==> flow/design.v <==
`timescale 1ns / 1ps
module Filter(
  	input clk,
	input rst,
	input en,
	input [3:0] addr,
	output reg [8:0] out
    );
reg signed [8:0] sobel_val;
always @(*) begin
	case(addr)
		4'd1, 4'd3, 4'd5, 4'd7: sobel_val = -9'sd1;
		4'd4: sobel_val = 9'sd4;
		default: sobel_val = 9'sd0;
	endcase
end
always@(posedge clk) begin
		if(rst) begin
			out <= 0;
		end
		if(en) begin
			out <= sobel_val;
		end
	end
endmodule
`timescale 1ns / 1ps
module convolution(
  	input clk,
	input signed [8:0] in1,  
	input signed [8:0] in2,
	input [8:0] height,
	input [8:0] width,
	input rst,
	input en,
	input clear,
	output reg [20:0] out,
	output reg done
    );
	reg signed [26:0] data;
	reg [9:0] counter;
	always@(posedge clk) begin
		if(rst || clear)
			counter <= 0;
		else if(en) begin
			if(counter < (height*width)) begin
				counter <= counter + 1;
			end
			else begin
				counter <= 1;
			end
		end
	end
	always@(posedge clk) begin
		if(rst || clear) begin
			data <= 0;
			done <= 0;
		end
		else if(en) begin
			if(counter < (height*width)) begin
				data <= data + in1*in2;
				done <= 0;
			end
			else begin
				if(data > 1048575)
					out <= 1048575;
				else if (data < -1048576) 
					out <= -1048576;
				else
					out <= data; 
				data <= in1*in2;
				done <= 1; 
			end
		end
	end
endmodule
`timescale 1ns / 1ps
module maxpool(
   	input signed [20:0] in,
	input clk,
	input rst,
	input en,
	input [3:0] factor,
	output reg done,
	output reg [20:0] out,
	output [20:0] max
    );
	reg signed [20:0] cur_max;
	reg signed [20:0] abs_max;
	reg [7:0] counter;
	wire [7:0] size;
	wire [4:0] addr;
	wire [20:0] tempout;
	assign addr = counter;
	assign size = factor*factor;
	assign tempout = cur_max;
	assign max = abs_max;
	always@(posedge clk) begin
		if(rst) begin
			cur_max <= 21'b100000000000000000000;
			abs_max <= 0;
			counter <= 0;
			done <= 0;
		end
		else begin
		done <= 0;
		if(en) begin
			if(counter < size) begin
				counter <= counter + 1;
				if(in > cur_max) begin
					cur_max <= in;
				end
			end
			else begin
				done <= 1;
				counter <= 1;
				out <= cur_max;
				cur_max <= in;
			end
			if(in > abs_max) begin
				abs_max <= in;
			end
		end
		end
	end
endmodule
`timescale 1ns / 1ps
module address_l1(
  	input clk,
	input rst,
	input en,
	input [8:0] ht_sm,
	input [8:0] ht_lg,
	input [8:0] wt_sm,
	input [8:0] wt_lg,
	input [9:0] count,
	output [17:0] address_lg,
	output reg conv_done
    );
	wire [8:0] addrx, addry;
	reg [8:0] ADDRX, ADDRY;
	reg [8:0] OFFSET_X, OFFSET_Y;
	assign addrx = ADDRX + OFFSET_X;
	assign addry = ADDRY + OFFSET_Y;
	assign address_lg = addrx + addry*wt_lg;
	always@(posedge clk) begin
		if(rst) begin
			ADDRX <= 0;
			ADDRY <= 0;
			OFFSET_X <= 0;
			OFFSET_Y <= 0;
			conv_done <= 0;
		end
		else if(en) begin
			if(ADDRX < (wt_sm-1)) begin
				ADDRX <= ADDRX + 1;
				conv_done <= 0;
			end
			else begin
				ADDRX <= 0;
				if(ADDRY < (ht_sm-1)) begin
					ADDRY <= ADDRY + 1;
				end
				else begin
					ADDRY <= 0;
				end
			end
			if (count==(ht_sm*wt_sm-1)) begin
				if(OFFSET_X < (wt_lg-wt_sm)) begin
					OFFSET_X <= OFFSET_X + 1;
				end
				else begin
					OFFSET_X <= 0;
					if(OFFSET_Y < (ht_lg-ht_sm)) begin
						OFFSET_Y <= OFFSET_Y + 1;
					end
					else begin
						ADDRX <= 0;
						ADDRY <= 0;
						OFFSET_X <= 0;
						OFFSET_Y <= 0;
						conv_done <= 1;
					end
				end
			end
		end
	end
endmodule
`timescale 1ns / 1ps
module address_l2(
	input clk,
	input rst,
	input en,
	input [8:0] ht_sm,
	input [8:0] ht_lg,
	input [8:0] wt_sm,
	input [8:0] wt_lg,
	input [9:0] count1,
	input [8:0] factor,
	output [17:0] address_lg,
	output reg conv_done
    );
	wire [8:0] addrx, addry;
	reg [8:0] ADDRX, ADDRY;
	reg [8:0] OFFSET_X1, OFFSET_Y1, OFFSET_X2, OFFSET_Y2;
	wire [9:0] limit1;
	wire [9:0] limit2;
	assign limit1 = ht_sm*wt_sm-1;
	assign limit2 = factor*factor-1;
	assign addrx = ADDRX + OFFSET_X1 + OFFSET_X2;
	assign addry = ADDRY + OFFSET_Y1 + OFFSET_Y2;
	assign address_lg = addrx + addry*wt_lg;
	reg [9:0] count2;
	always @(posedge clk) begin
		if (rst) begin
			count2 <= 0;
		end
		else if (en) begin
			if(count1 == limit1) begin
				if(count2 < limit2) begin
					count2 <= count2 + 1;
				end
				else 
					count2 <= 0;
			end
		end
	end
	always@(posedge clk) begin
		if(rst) begin
			ADDRX <= 0;
			ADDRY <= 0;
			OFFSET_X1 <= 0;
			OFFSET_Y1 <= 0;
			OFFSET_X2 <= 0;
			OFFSET_Y2 <= 0;
			conv_done <= 0; 
		end
		else if(en) begin
			if(ADDRX < (wt_sm-1)) begin
				ADDRX <= ADDRX + 1;
				conv_done <= 0;
			end
			else begin
				ADDRX <= 0;
				if(ADDRY < (ht_sm-1)) begin
					ADDRY <= ADDRY + 1;
				end
				else begin
					ADDRY <= 0;
				end
			end
			if (count1==limit1) begin
				if(OFFSET_X1 < factor-1) begin
					OFFSET_X1 <= OFFSET_X1 + 1;
				end
				else begin
					OFFSET_X1 <= 0;
					if(OFFSET_Y1 < factor-1) begin
						OFFSET_Y1 <= OFFSET_Y1 + 1;
					end
					else begin
						OFFSET_X1 <= 0;
						OFFSET_Y1 <= 0;
					end
				end
				if (count2==limit2) begin
					if(OFFSET_X2 < (wt_lg-wt_sm-factor*2+1)) begin
						OFFSET_X2 <= OFFSET_X2 + factor;
					end
					else begin
						OFFSET_X2 <= 0;
						if(OFFSET_Y2 < (ht_lg-ht_sm-factor*2+1)) begin
							OFFSET_Y2 <= OFFSET_Y2 + factor;
						end
						else begin
							ADDRX <= 0;
							ADDRY <= 0;
							OFFSET_X1 <= 0;
							OFFSET_Y1 <= 0;
							OFFSET_Y2 <= 0;
							conv_done <= 1;
						end
					end
				end
			end
		end
	end
endmodule
`timescale 1ns / 1ps
module Top_convolution(
 input clk,
	input rst,
	input start,
	input en,
	input [12:0] addr,
	output [20:0] out,
	output [20:0] max_pl,
	output reg done,
	output pat_en,
	output [9:0] pat_addr,
	input [7:0] pat_dout,
	output img_en,
	output [17:0] img_addr,
	input [7:0] img_dout,
	output pc_en,
	output pc_we,
	output [9:0] pc_addr,
	output [10:0] pc_din,
	input [10:0] pc_dout,
	output ic_en,
	output ic_we,
	output [17:0] ic_addr,
	output [10:0] ic_din,
	input [10:0] ic_dout,
	output pl_en,
	output pl_we,
	output [12:0] pl_addr,
	output [20:0] pl_din,
	input [20:0] pl_dout
    );
	assign out = out_pl;
	reg [8:0] HT_SM, WT_SM;
	wire [8:0] ht_sm, wt_sm; 
	reg [8:0] HT_LG, WT_LG;
	wire [8:0] ht_lg, wt_lg;
	assign ht_sm = HT_SM;
	assign wt_sm = WT_SM;
	assign ht_lg = HT_LG;
	assign wt_lg = WT_LG;
	parameter [8:0] height_fil = 10, width_fil = 8, side_lap = 3, height_filpro = 8, width_filpro = 6,
	height_image = 48, width_image = 40, height_impro = 46, width_impro = 38, factor = 5;
	parameter [3:0] idle = 0, setup = 1, conv_p1 = 2, conv_p2 = 3, delay_p1 = 4, delay_p2 = 5, maxpl = 6, read = 15;
	reg [3:0] current_state, next_state;
	wire done_conv, done_maxpl;
	reg en_conv;
	wire en_maxpl;
	reg en_cnt_l1, en_cnt_l2, en_cnt_sm;
	reg clear;
	wire conv_done_l1, conv_done_l2;
	reg [1:0] conv_sel;
	assign en_maxpl = (conv_sel==3)? done_conv:0;
	wire signed [8:0] in1, in2;
	wire [20:0] out_conv;
	assign in1 = (conv_sel==2'b00)? 0: 
					(conv_sel==2'b01)? out_f: 
					(conv_sel==2'b10)? out_i:out_ip[10:2];
	assign in2 = (conv_sel==2'b00)? 0: 
					(conv_sel==2'b11)? out_fp[10:2]: out_lap;
	wire signed [20:0] in_maxpl, out_maxpl;
	assign in_maxpl = out_conv;
	reg [9:0] ADDR_SM;
	wire [17:0] addr_lg_l1;
	wire [17:0] addr_lg_l2;
	reg [17:0] ADDR_OUT;
	wire en_f, en_i, en_fp, en_ip, en_lap, en_pl;
	reg wr_ip, wr_fp, wr_pl;
	wire [9:0] addr_f;
	wire [17:0] addr_i;
	wire [9:0] addr_fp;
	wire [17:0] addr_ip;
	wire [12:0] addr_pl;
	wire [3:0] addr_lap;
	wire [10:0] in_fp, in_ip;
	wire [10:0] out_fp, out_ip;
	wire signed [20:0] in_pl;
	assign in_fp = out_conv[10:0];
	assign in_ip = out_conv[10:0];
	assign in_pl = out_maxpl;
	wire signed [8:0] out_lap;
	wire signed [7:0] out_i, out_f;	
	wire signed [20:0] out_pl;
	assign en_lap = (conv_sel==3||conv_sel==0)? 0:1;
	assign en_f = (conv_sel==1)? 1:0;
	assign en_i = (conv_sel==2)? 1:0;
	assign en_fp = (conv_sel==0)? 0:
						(conv_sel==1)? done_conv:
						(conv_sel==3)? 1:0;
	assign en_ip = (conv_sel==0)? 0:
						(conv_sel==2)? done_conv:
						(conv_sel==3)? 1:0;
	assign en_pl = (done)? en:done_maxpl;
	assign addr_f = (conv_sel==1)? addr_lg_l1:0;
	assign addr_i = (conv_sel==2)? addr_lg_l1:0;
	assign addr_lap = (conv_sel==0||conv_sel==3)? 0:ADDR_SM;
	assign addr_ip = (conv_sel==0)? 0: 
						  (conv_sel==3)? addr_lg_l2:ADDR_OUT; 
	assign addr_fp = (conv_sel==0)? 0: 
						  (conv_sel==1)? ADDR_OUT[9:0]:ADDR_SM;
	assign addr_pl = (done)? addr:ADDR_OUT[12:0];
	Filter Sobel (
    .clk(clk), 
    .rst(rst), 
    .en(en_lap), 
    .addr(addr_lap),  
    .out(out_lap)
    );
	assign pat_en = en_f;
	assign pat_addr = addr_f;
	assign out_f = pat_dout;
	assign img_en = en_i;
	assign img_addr = addr_i;
	assign out_i = img_dout;
	assign pc_en = en_fp;
	assign pc_we = wr_fp;
	assign pc_addr = addr_fp;
	assign pc_din = in_fp;
	assign out_fp = pc_dout;
	assign ic_en = en_ip;
	assign ic_we = wr_ip;
	assign ic_addr = addr_ip;
	assign ic_din = in_ip;
	assign out_ip = ic_dout;
	assign pl_en = en_pl;
	assign pl_we = wr_pl;
	assign pl_addr = addr_pl;
	assign pl_din = in_pl;
	assign out_pl = pl_dout;
	wire out_trig;
	assign out_trig = (conv_sel==2'b11)? done_maxpl:done_conv;
	always@(posedge clk) begin
		if(rst || clear) begin
			ADDR_OUT <= 0;
		end
		else if(out_trig) begin
			ADDR_OUT <= ADDR_OUT + 1;
		end	
	end
	address_l1 addr_l1 (
    .clk(clk), 
    .rst(rst||clear), 
    .en(en_cnt_l1), 
    .ht_sm(ht_sm), 
    .ht_lg(ht_lg), 
    .wt_sm(wt_sm), 
    .wt_lg(wt_lg), 
    .count(ADDR_SM), 
    .address_lg(addr_lg_l1), 
    .conv_done(conv_done_l1)
    );
	address_l2 addr_l2 (
    .clk(clk), 
    .rst(rst||clear), 
    .en(en_cnt_l2), 
    .ht_sm(ht_sm), 
    .ht_lg(ht_lg), 
    .wt_sm(wt_sm), 
    .wt_lg(wt_lg), 
	 .count1(ADDR_SM),
    .factor(factor), 
    .address_lg(addr_lg_l2), 
    .conv_done(conv_done_l2)
    );
	always@(posedge clk) begin
		if(rst||clear) begin
			ADDR_SM <= 0;
		end
		else if(en_cnt_l1||en_cnt_l2) begin
			if(ADDR_SM < (ht_sm*wt_sm-1)) begin
				ADDR_SM <= ADDR_SM + 1;
			end
			else begin
				ADDR_SM <= 0;
			end	
		end
	end
	convolution convolution (
	 .clk(clk),
    .in1(in1), 
    .in2(in2), 
    .height(ht_sm), 
    .width(wt_sm), 
    .rst(rst), 
    .en(en_conv), 
	 .clear(clear),
    .out(out_conv), 
    .done(done_conv)
    );
	maxpool maxpool (
    .in(in_maxpl), 
    .clk(clk), 
    .rst(rst), 
    .en(en_maxpl), 
    .factor(factor), 
    .done(done_maxpl), 
    .out(out_maxpl),
	 .max(max_pl)
    );
	always @(posedge clk) begin 
		if (rst) begin
			HT_SM <= 0;
			WT_SM <= 0;
			HT_LG <= 0;
			WT_SM <= 0;
			en_conv <= 0;
			en_cnt_l1 <= 0;
			en_cnt_l2 <= 0;
			wr_ip <= 0;
			wr_fp <= 0;
			wr_pl <= 0;
			clear <= 0;
			conv_sel <= 2'b00;
			done <= 0;
			current_state <= idle;
		end
		else
		case(current_state)
			idle: begin
				if(start)
					current_state <= setup;
				else
					current_state <= idle;
			end
			setup: begin
				case(conv_sel) 
					0: begin
						HT_SM <= side_lap;
						WT_SM <= side_lap;
						HT_LG <= height_fil;
						WT_LG <= width_fil;
						en_cnt_l1 <= 1;
						wr_fp <= 1;
						conv_sel <= 2'b01;
					end
					1: begin
						HT_SM <= side_lap;
						WT_SM <= side_lap;
						HT_LG <= height_image;
						WT_LG <= width_image;
						en_cnt_l1 <= 1;
						wr_ip <= 1;
						conv_sel <= 2'b10;
					end
					2: begin
						HT_SM <= height_filpro;
						WT_SM <= width_filpro;
						HT_LG <= height_impro;
						WT_LG <= width_impro;
						en_cnt_l2 <= 1;
						wr_pl <= 1;
						conv_sel <= 2'b11;
					end
				endcase
				current_state <= conv_p1;
			end
			conv_p1: begin
				en_conv <= 1;
				if(conv_done_l1) begin
					en_cnt_l1 <= 0;
					current_state <= conv_p2;
				end
				else if(conv_sel != 3)
					current_state <= conv_p1;
				else
					current_state <= maxpl;
			end
			conv_p2: begin
				en_conv <= 0;
				current_state <= delay_p1;
			end
			maxpl: begin
				if(conv_done_l2) begin
					en_cnt_l2 <= 0;
					current_state <= delay_p1;
				end
				else
					current_state <= maxpl;
			end
			delay_p1: begin
				if(conv_sel==3) begin
					if(done_maxpl) begin
						clear <= 1;
						wr_pl <= 0;
						current_state <= delay_p2;
					end
					else 
						current_state <= delay_p1;
				end
				else begin
					clear <= 1;
					wr_fp <= 0;
					wr_ip <= 0;
					current_state <= delay_p2;
				end
			end
			delay_p2: begin
				clear <= 0;
				if (conv_sel != 3) 
					current_state <= setup;
				else begin
					current_state <= read;
					conv_sel <= 2'b00;
				end
			end
			read: begin
				conv_sel <= 2'b00;
				done <= 1;
			end
		endcase
	end
endmodule
### Reports on Top_convolution

What the tools print for Top_convolution, step after step.
Line numbers count from 1 in the design file above.
Operators carry their Yosys type and port widths (W data, S select, Z words).
Cell names lack the library's common part.
Not given: n/a

| design | value |
|---|---|
| top module | Top_convolution |
| clock input | clk |
| library | sky130hd |
| timing corner | tt_025C_1v80 |

### Elaborated design

Source: Yosys, flattened and elaborated, memories not mapped. Widths are those after wreduce. Registers that Yosys merges into a memory's read port (data or address) are not register bits. Print and check cells do not count.

| word-level totals | value |
|---|---|
| register bits after elaboration | 320 |
| latch bits | 0 |
| RAM bits | 0 |
| bits in read-only memories | 0 |
| word width x clocked read ports | 0 |
| memory cells | 0 |
| output and inout bits | 163 |
| elaborated cells | 285 |

| operators by class | value |
|---|---|
| add/sub/neg operators | 35 |
| $mul | 5 |
| divide/modulo/power cells | 0 |
| order comparisons | 18 |
| eq/ne operators | 32 |
| shifts and indexed selects | 0 |
| muxes and demuxes | 112 |
| bitwise operators | 7 |
| reduce/logical cells | 37 |

Operators with widths:

| kind | count |
|---|---|
| $mul A9 B9 Y18 | 4 |
| $mux W9 | 40 |
| $lt A9 B32 Y1 | 6 |
| $mul A9 B9 Y10 | 1 |
| $add A9 B1 Y9 const B | 8 |
| $add A32 B1 Y32 const B | 2 |
| $sub A32 B4 Y32 const B | 2 |
| $mux W21 | 3 |
| $mux W10 | 6 |
| $add A9 B9 Y9 | 6 |
| $pmux W9 S3 | 2 |
| $pmux W9 S2 | 3 |
| $mux W18 | 3 |
| $gt A21 B21 Y1 | 2 |
| $add A9 B18 Y18 | 2 |
| $mux W1 | 36 |
| $lt A10 B32 Y1 | 1 |
| $eq A10 B32 Y1 | 1 |
| $sub A32 B1 Y32 const B | 1 |
| $add A10 B1 Y10 const B | 3 |
| $reduce_and A3 Y1 | 10 |
| $pmux W4 S7 | 1 |
| $gt A27 B21 Y1 const B | 1 |
| $lt A27 B21 Y1 const B | 1 |
| $add A27 B27 Y27 | 1 |
| $mux W27 | 1 |
| $eq A4 B3 Y1 const B | 6 |
| $sub A9 B1 Y10 const B | 2 |

Not listed: further kinds 39, cells in them 91.

### Depth

Longest topological path by Yosys (ltp), each cell counted once; first at word level (registers and memories cut), then after technology mapping (sequential cells cut; the memories' decode and read muxes count).

| logic depth | value |
|---|---|
| word-level depth | 8 |
| ABC_AREA | 0 |
| gate-level depth with buffers | 33 |
| depth with buffers taken out | 32 |

### After synthesis

Source: synth_stat.txt of the flow (Yosys; design flattened, memories mapped). It holds for the ABC_AREA given above (unset counts as 0); a run with the other value may have another netlist.
The area totals of this step are shown rounded.

Cell types:

| cell type | count |
|---|---|
| dfxtp_1 | 246 |
| ha_1 | 376 |
| fa_1 | 131 |
| edfxtp_1 | 47 |
| inv_1 | 295 |
| nor2_1 | 258 |
| xnor2_1 | 108 |
| a21oi_1 | 187 |
| mux2i_1 | 83 |
| nand2_1 | 206 |
| nand2b_1 | 93 |
| and2_1 | 87 |
| a21o_1 | 70 |
| xor2_1 | 60 |
| o21ai_0 | 89 |
| buf_4 | 45 |
| clkbuf_1 | 81 |
| nand3_1 | 59 |

Not listed: further types 76, cells in them 543.

| mapped netlist | value |
|---|---|
| cells in the netlist | 3,064 |
| cell area after synthesis | 26,800 sq um |
| area of sequential cells | 6,340 sq um |
| mapped flip-flops | 293 |
| buffers | 152 |

The figures by module come from a second, unflattened synthesis with its own total; it is not the netlist above.

| unflattened totals | value |
|---|---|
| cell total of the unflattened synthesis | 4,930 |
| area total of the unflattened synthesis | 41,300 sq um |

Rows give one instance, submodules left out.

By module:

| module | times used | cells | area (sq um) | sequential area (sq um) |
|---|---|---|---|---|
| address_l2 | 1 | 1,598 | 13,500 | 1,300 |
| address_l1 | 1 | 1,271 | 10,500 | 741 |
| convolution | 1 | 936 | 8,300 | 1,390 |
| maxpool | 1 | 562 | 4,720 | 1,650 |
| Top_convolution | 1 | 548 | 4,200 | 1,190 |
| Filter | 1 | 15 | 163 | 60.1 |

### Worst setup path after synthesis

Source: OpenSTA report_checks on the synthesized netlist (no wires, ideal clock, input and output delay 20% of the period each), path of least setup slack; recovery checks are left aside. Register names are those of the netlist, which keeps one name where synthesis merged equal registers.

| path after synthesis | value |
|---|---|
| path kind | input to register |
| start | input pc_dout[10] |
| end | register convolution.data[26] |
| period | 11.0 ns |
| external input delay | 2.200 ns |
| arrival | 9.540 ns |
| data required time | 10.929 ns |
| path slack | 1.389 ns |
| path delay | 7.411 ns |
| stages on the path | 28 |
| path buffers | 1 |
| period reached after synthesis | 9.611 ns |

"path delay" = arrival - input delay + setup time.
"stages on the path" counts driving pins, that of a launching flip-flop among them; a cell with two outputs on the path counts twice.
"period reached after synthesis" is the clock period less the worst setup slack; recovery checks do not enter. This is arithmetic on one report: input and output delays are still those of the set period (20% each).
Between the ends stands the longest chain of elaborated cells between them, by number of cells; it is not shown to be the way that was timed. Of several equally long chains one is given.
Each line given opens the expression or statement behind the cell; cells for indexed reads and writes are added by Yosys, which also makes memories of some case tables.
A register here has more assigning lines than the two given.

| between the ends, after synthesis | value |
|---|---|
| cells stage by stage | a21oi_1 > or2_2 > clkbuf_1 > nand2b_1 > fa_1 > fa_1 > inv_1 > fa_1 > fa_1 > inv_1 > fa_1 > inv_1 > ha_1 > a21oi_1 > o211ai_1 > a311oi_2 > nor2_1 > xnor2_1 > ha_1 > a21oi_1 > nand3_1 > a2bb2oi_1 > o211ai_1 > a211o_1 > o31a_1 > or4b_1 > o41a_1 > nand3_1 |
| cells in the longest elaborated chain | 5 |

Ends and longest elaborated chain, after synthesis:

| item | RTL line | source |
|---|---|---|
| from (decl) | 308 | `input [10:0] pc_dout,` |
| $mux W9 | 347 | `(conv_sel==2'b11)? out_fp[10:2]: out_lap;` |
| $mux W9 | 346 | `assign in2 = (conv_sel==2'b00)? 0:` |
| $mul A9 B9 Y18 | 60 | `data <= data + in1*in2;` |
| $add A27 B27 Y27 | 60 |  |
| $mux W27 | 59 | `if(counter < (height*width)) begin` |
| to (assign) | 60 |  |
| to (assign) | 70 | `data <= in1*in2;` |
| to (decl) | 39 | `reg signed [26:0] data;` |

### Path in the finished layout

From the final timing report of flow run A: the path of least setup slack in the routed layout; clock arrival at registers is part of the times.

| path after layout | value |
|---|---|
| path kind | register to output |
| start | register addr_l2.ADDRY[2] |
| end | output ic_addr[11] |
| period | 10.1 ns |
| external output delay | 2.02 ns |
| arrival | 7.73 ns |
| data required time | 8.08 ns |
| path slack | 0.35 ns |
| stages on the path | 26 |
| path buffers | 1 |

Between the ends stands the longest chain of elaborated cells between them, by number of cells; it is not shown to be the way that was timed. Of several equally long chains one is given.
A register here has more assigning lines than the two given.

| between the ends, after layout | value |
|---|---|
| cells stage by stage | dfxtp_1 > fa_1 > ha_1 > a21o_1 > a21oi_1 > o21bai_1 > a21oi_1 > nor2b_1 > o21ai_0 > nand2b_1 > xnor2_1 > and2_1 > ha_1 > fa_1 > ha_1 > inv_1 > fa_1 > inv_1 > ha_1 > ha_1 > a21o_1 > a31o_2 > a21o_1 > or4b_2 > o311ai_0 > clkdlybuf4s50_1 |
| cells in the longest elaborated chain | 6 |

Ends and longest elaborated chain, after layout:

| item | RTL line | source |
|---|---|---|
| from (decl) | 203 | `reg [8:0] ADDRX, ADDRY;` |
| from (assign) | 230 | `ADDRY <= 0;` |
| from (assign) | 245 | `ADDRY <= ADDRY + 1;` |
| $add A9 B9 Y9 (2 in a row) | 210 | `assign addry = ADDRY + OFFSET_Y1 + OFFSET_Y2;` |
| $mul A9 B9 Y18 | 211 | `assign address_lg = addrx + addry*wt_lg;` |
| $add A9 B18 Y18 | 211 |  |
| $mux W18 | 385 | `(conv_sel==3)? addr_lg_l2:ADDR_OUT;` |
| $mux W18 | 384 | `assign addr_ip = (conv_sel==0)? 0:` |
| to (decl) | 311 | `output [17:0] ic_addr,` |

Subject: Top_convolution on sky130hd, stored results

Hello all,

2 stored runs of Top_convolution in the flow (synthesis by Yosys, layout by OpenROAD, sky130hd cells), in arbitrary order. Constraints: input delay and output delay 20% of the set period each, output load 0.01 pF.
"clock period reached" means the clock period less the worst setup slack. The figure is calculated, with input and output delays left at 20% of the set period.
"allowed time less slack (worst setup path)" = time allowed to the worst setup path (clock period - input delay - output delay, where it has them) - its slack; a late launch clock adds to it, a late capture clock takes from it.
"total design power" is the tool's figure for a default switching activity; nothing was simulated.
The measured numbers are rounded.

## Flow run A

==> flow/run.sh <==
#!/bin/bash
# the make line also repeats the synthesis and layout settings of config.mk as NAME=value (left out here)
make -C /OpenROAD-flow-scripts/flow DESIGN_CONFIG=/design/flow/config.mk WORK_HOME=/design/flow/orfs CLKGATE_MAP_FILE= finish
==> flow/config.mk <==
export PLATFORM = sky130hd
export DESIGN_NAME = Top_convolution
export DESIGN_NICKNAME = Top_convolution
export VERILOG_FILES = /design/flow/design.v
export SDC_FILE = /design/flow/constraint.sdc
export NUM_CORES = 4
export LEC_CHECK = 0
export CAP_MARGIN = 20
export CORE_MARGIN = 2
export CORE_UTILIZATION = 40
export SLEW_MARGIN = 20
==> flow/constraint.sdc <==
create_clock -name core_clock -period 10.1 [get_ports {clk}]
set_input_delay 2.0200 -clock core_clock [delete_from_list [all_inputs] [get_ports {clk}]]
set_output_delay 2.0200 -clock core_clock [all_outputs]
set_load 0.01 [all_outputs]

| result of flow run A | value |
|---|---|
| total negative slack | 0.000 ns |
| post-synthesis cell area | 26,800 sq um |
| setup slack of the worst path | 0.347 ns |
| worst-case hold slack | 0.443 ns |
| standard-cell area of the final layout | 30,500 sq um |
| total design power | 3,140 µW |
| clock period reached | 9.753 ns |
| utilization in the final report | 46.2% |
| allowed time less slack (worst setup path) | 7.73 ns |
| critical path type | register to output |
| die size | 69,000 sq um |

## Flow run B

==> flow/run.sh <==
#!/bin/bash
# the make line also repeats the synthesis and layout settings of config.mk as NAME=value (left out here)
make -C /OpenROAD-flow-scripts/flow DESIGN_CONFIG=/design/flow/config.mk WORK_HOME=/design/flow/orfs CLKGATE_MAP_FILE= finish
==> flow/config.mk <==
export PLATFORM = sky130hd
export DESIGN_NAME = Top_convolution
export DESIGN_NICKNAME = Top_convolution
export VERILOG_FILES = /design/flow/design.v
export SDC_FILE = /design/flow/constraint.sdc
export NUM_CORES = 4
export LEC_CHECK = 0
export CAP_MARGIN = 20
export CORE_MARGIN = 9
export CORE_UTILIZATION = 40
export SLEW_MARGIN = 20
export TNS_END_PERCENT = 75
==> flow/constraint.sdc <==
create_clock -name core_clock -period 11.0 [get_ports {clk}]
set_input_delay 2.2000 -clock core_clock [delete_from_list [all_inputs] [get_ports {clk}]]
set_output_delay 2.2000 -clock core_clock [all_outputs]
set_load 0.01 [all_outputs]

| result of flow run B | value |
|---|---|
| total negative slack | 0.000 ns |
| post-synthesis cell area | 26,800 sq um |
| setup slack of the worst path | 1.08 ns |
| worst-case hold slack | 0.441 ns |
| standard-cell area of the final layout | 30,500 sq um |
| total design power | 2,910 µW |
| clock period reached | 9.922 ns |
| utilization in the final report | 46.2% |
| allowed time less slack (worst setup path) | 7.72 ns |
| critical path type | register to output |
| die size | 76,500 sq um |

Thanks
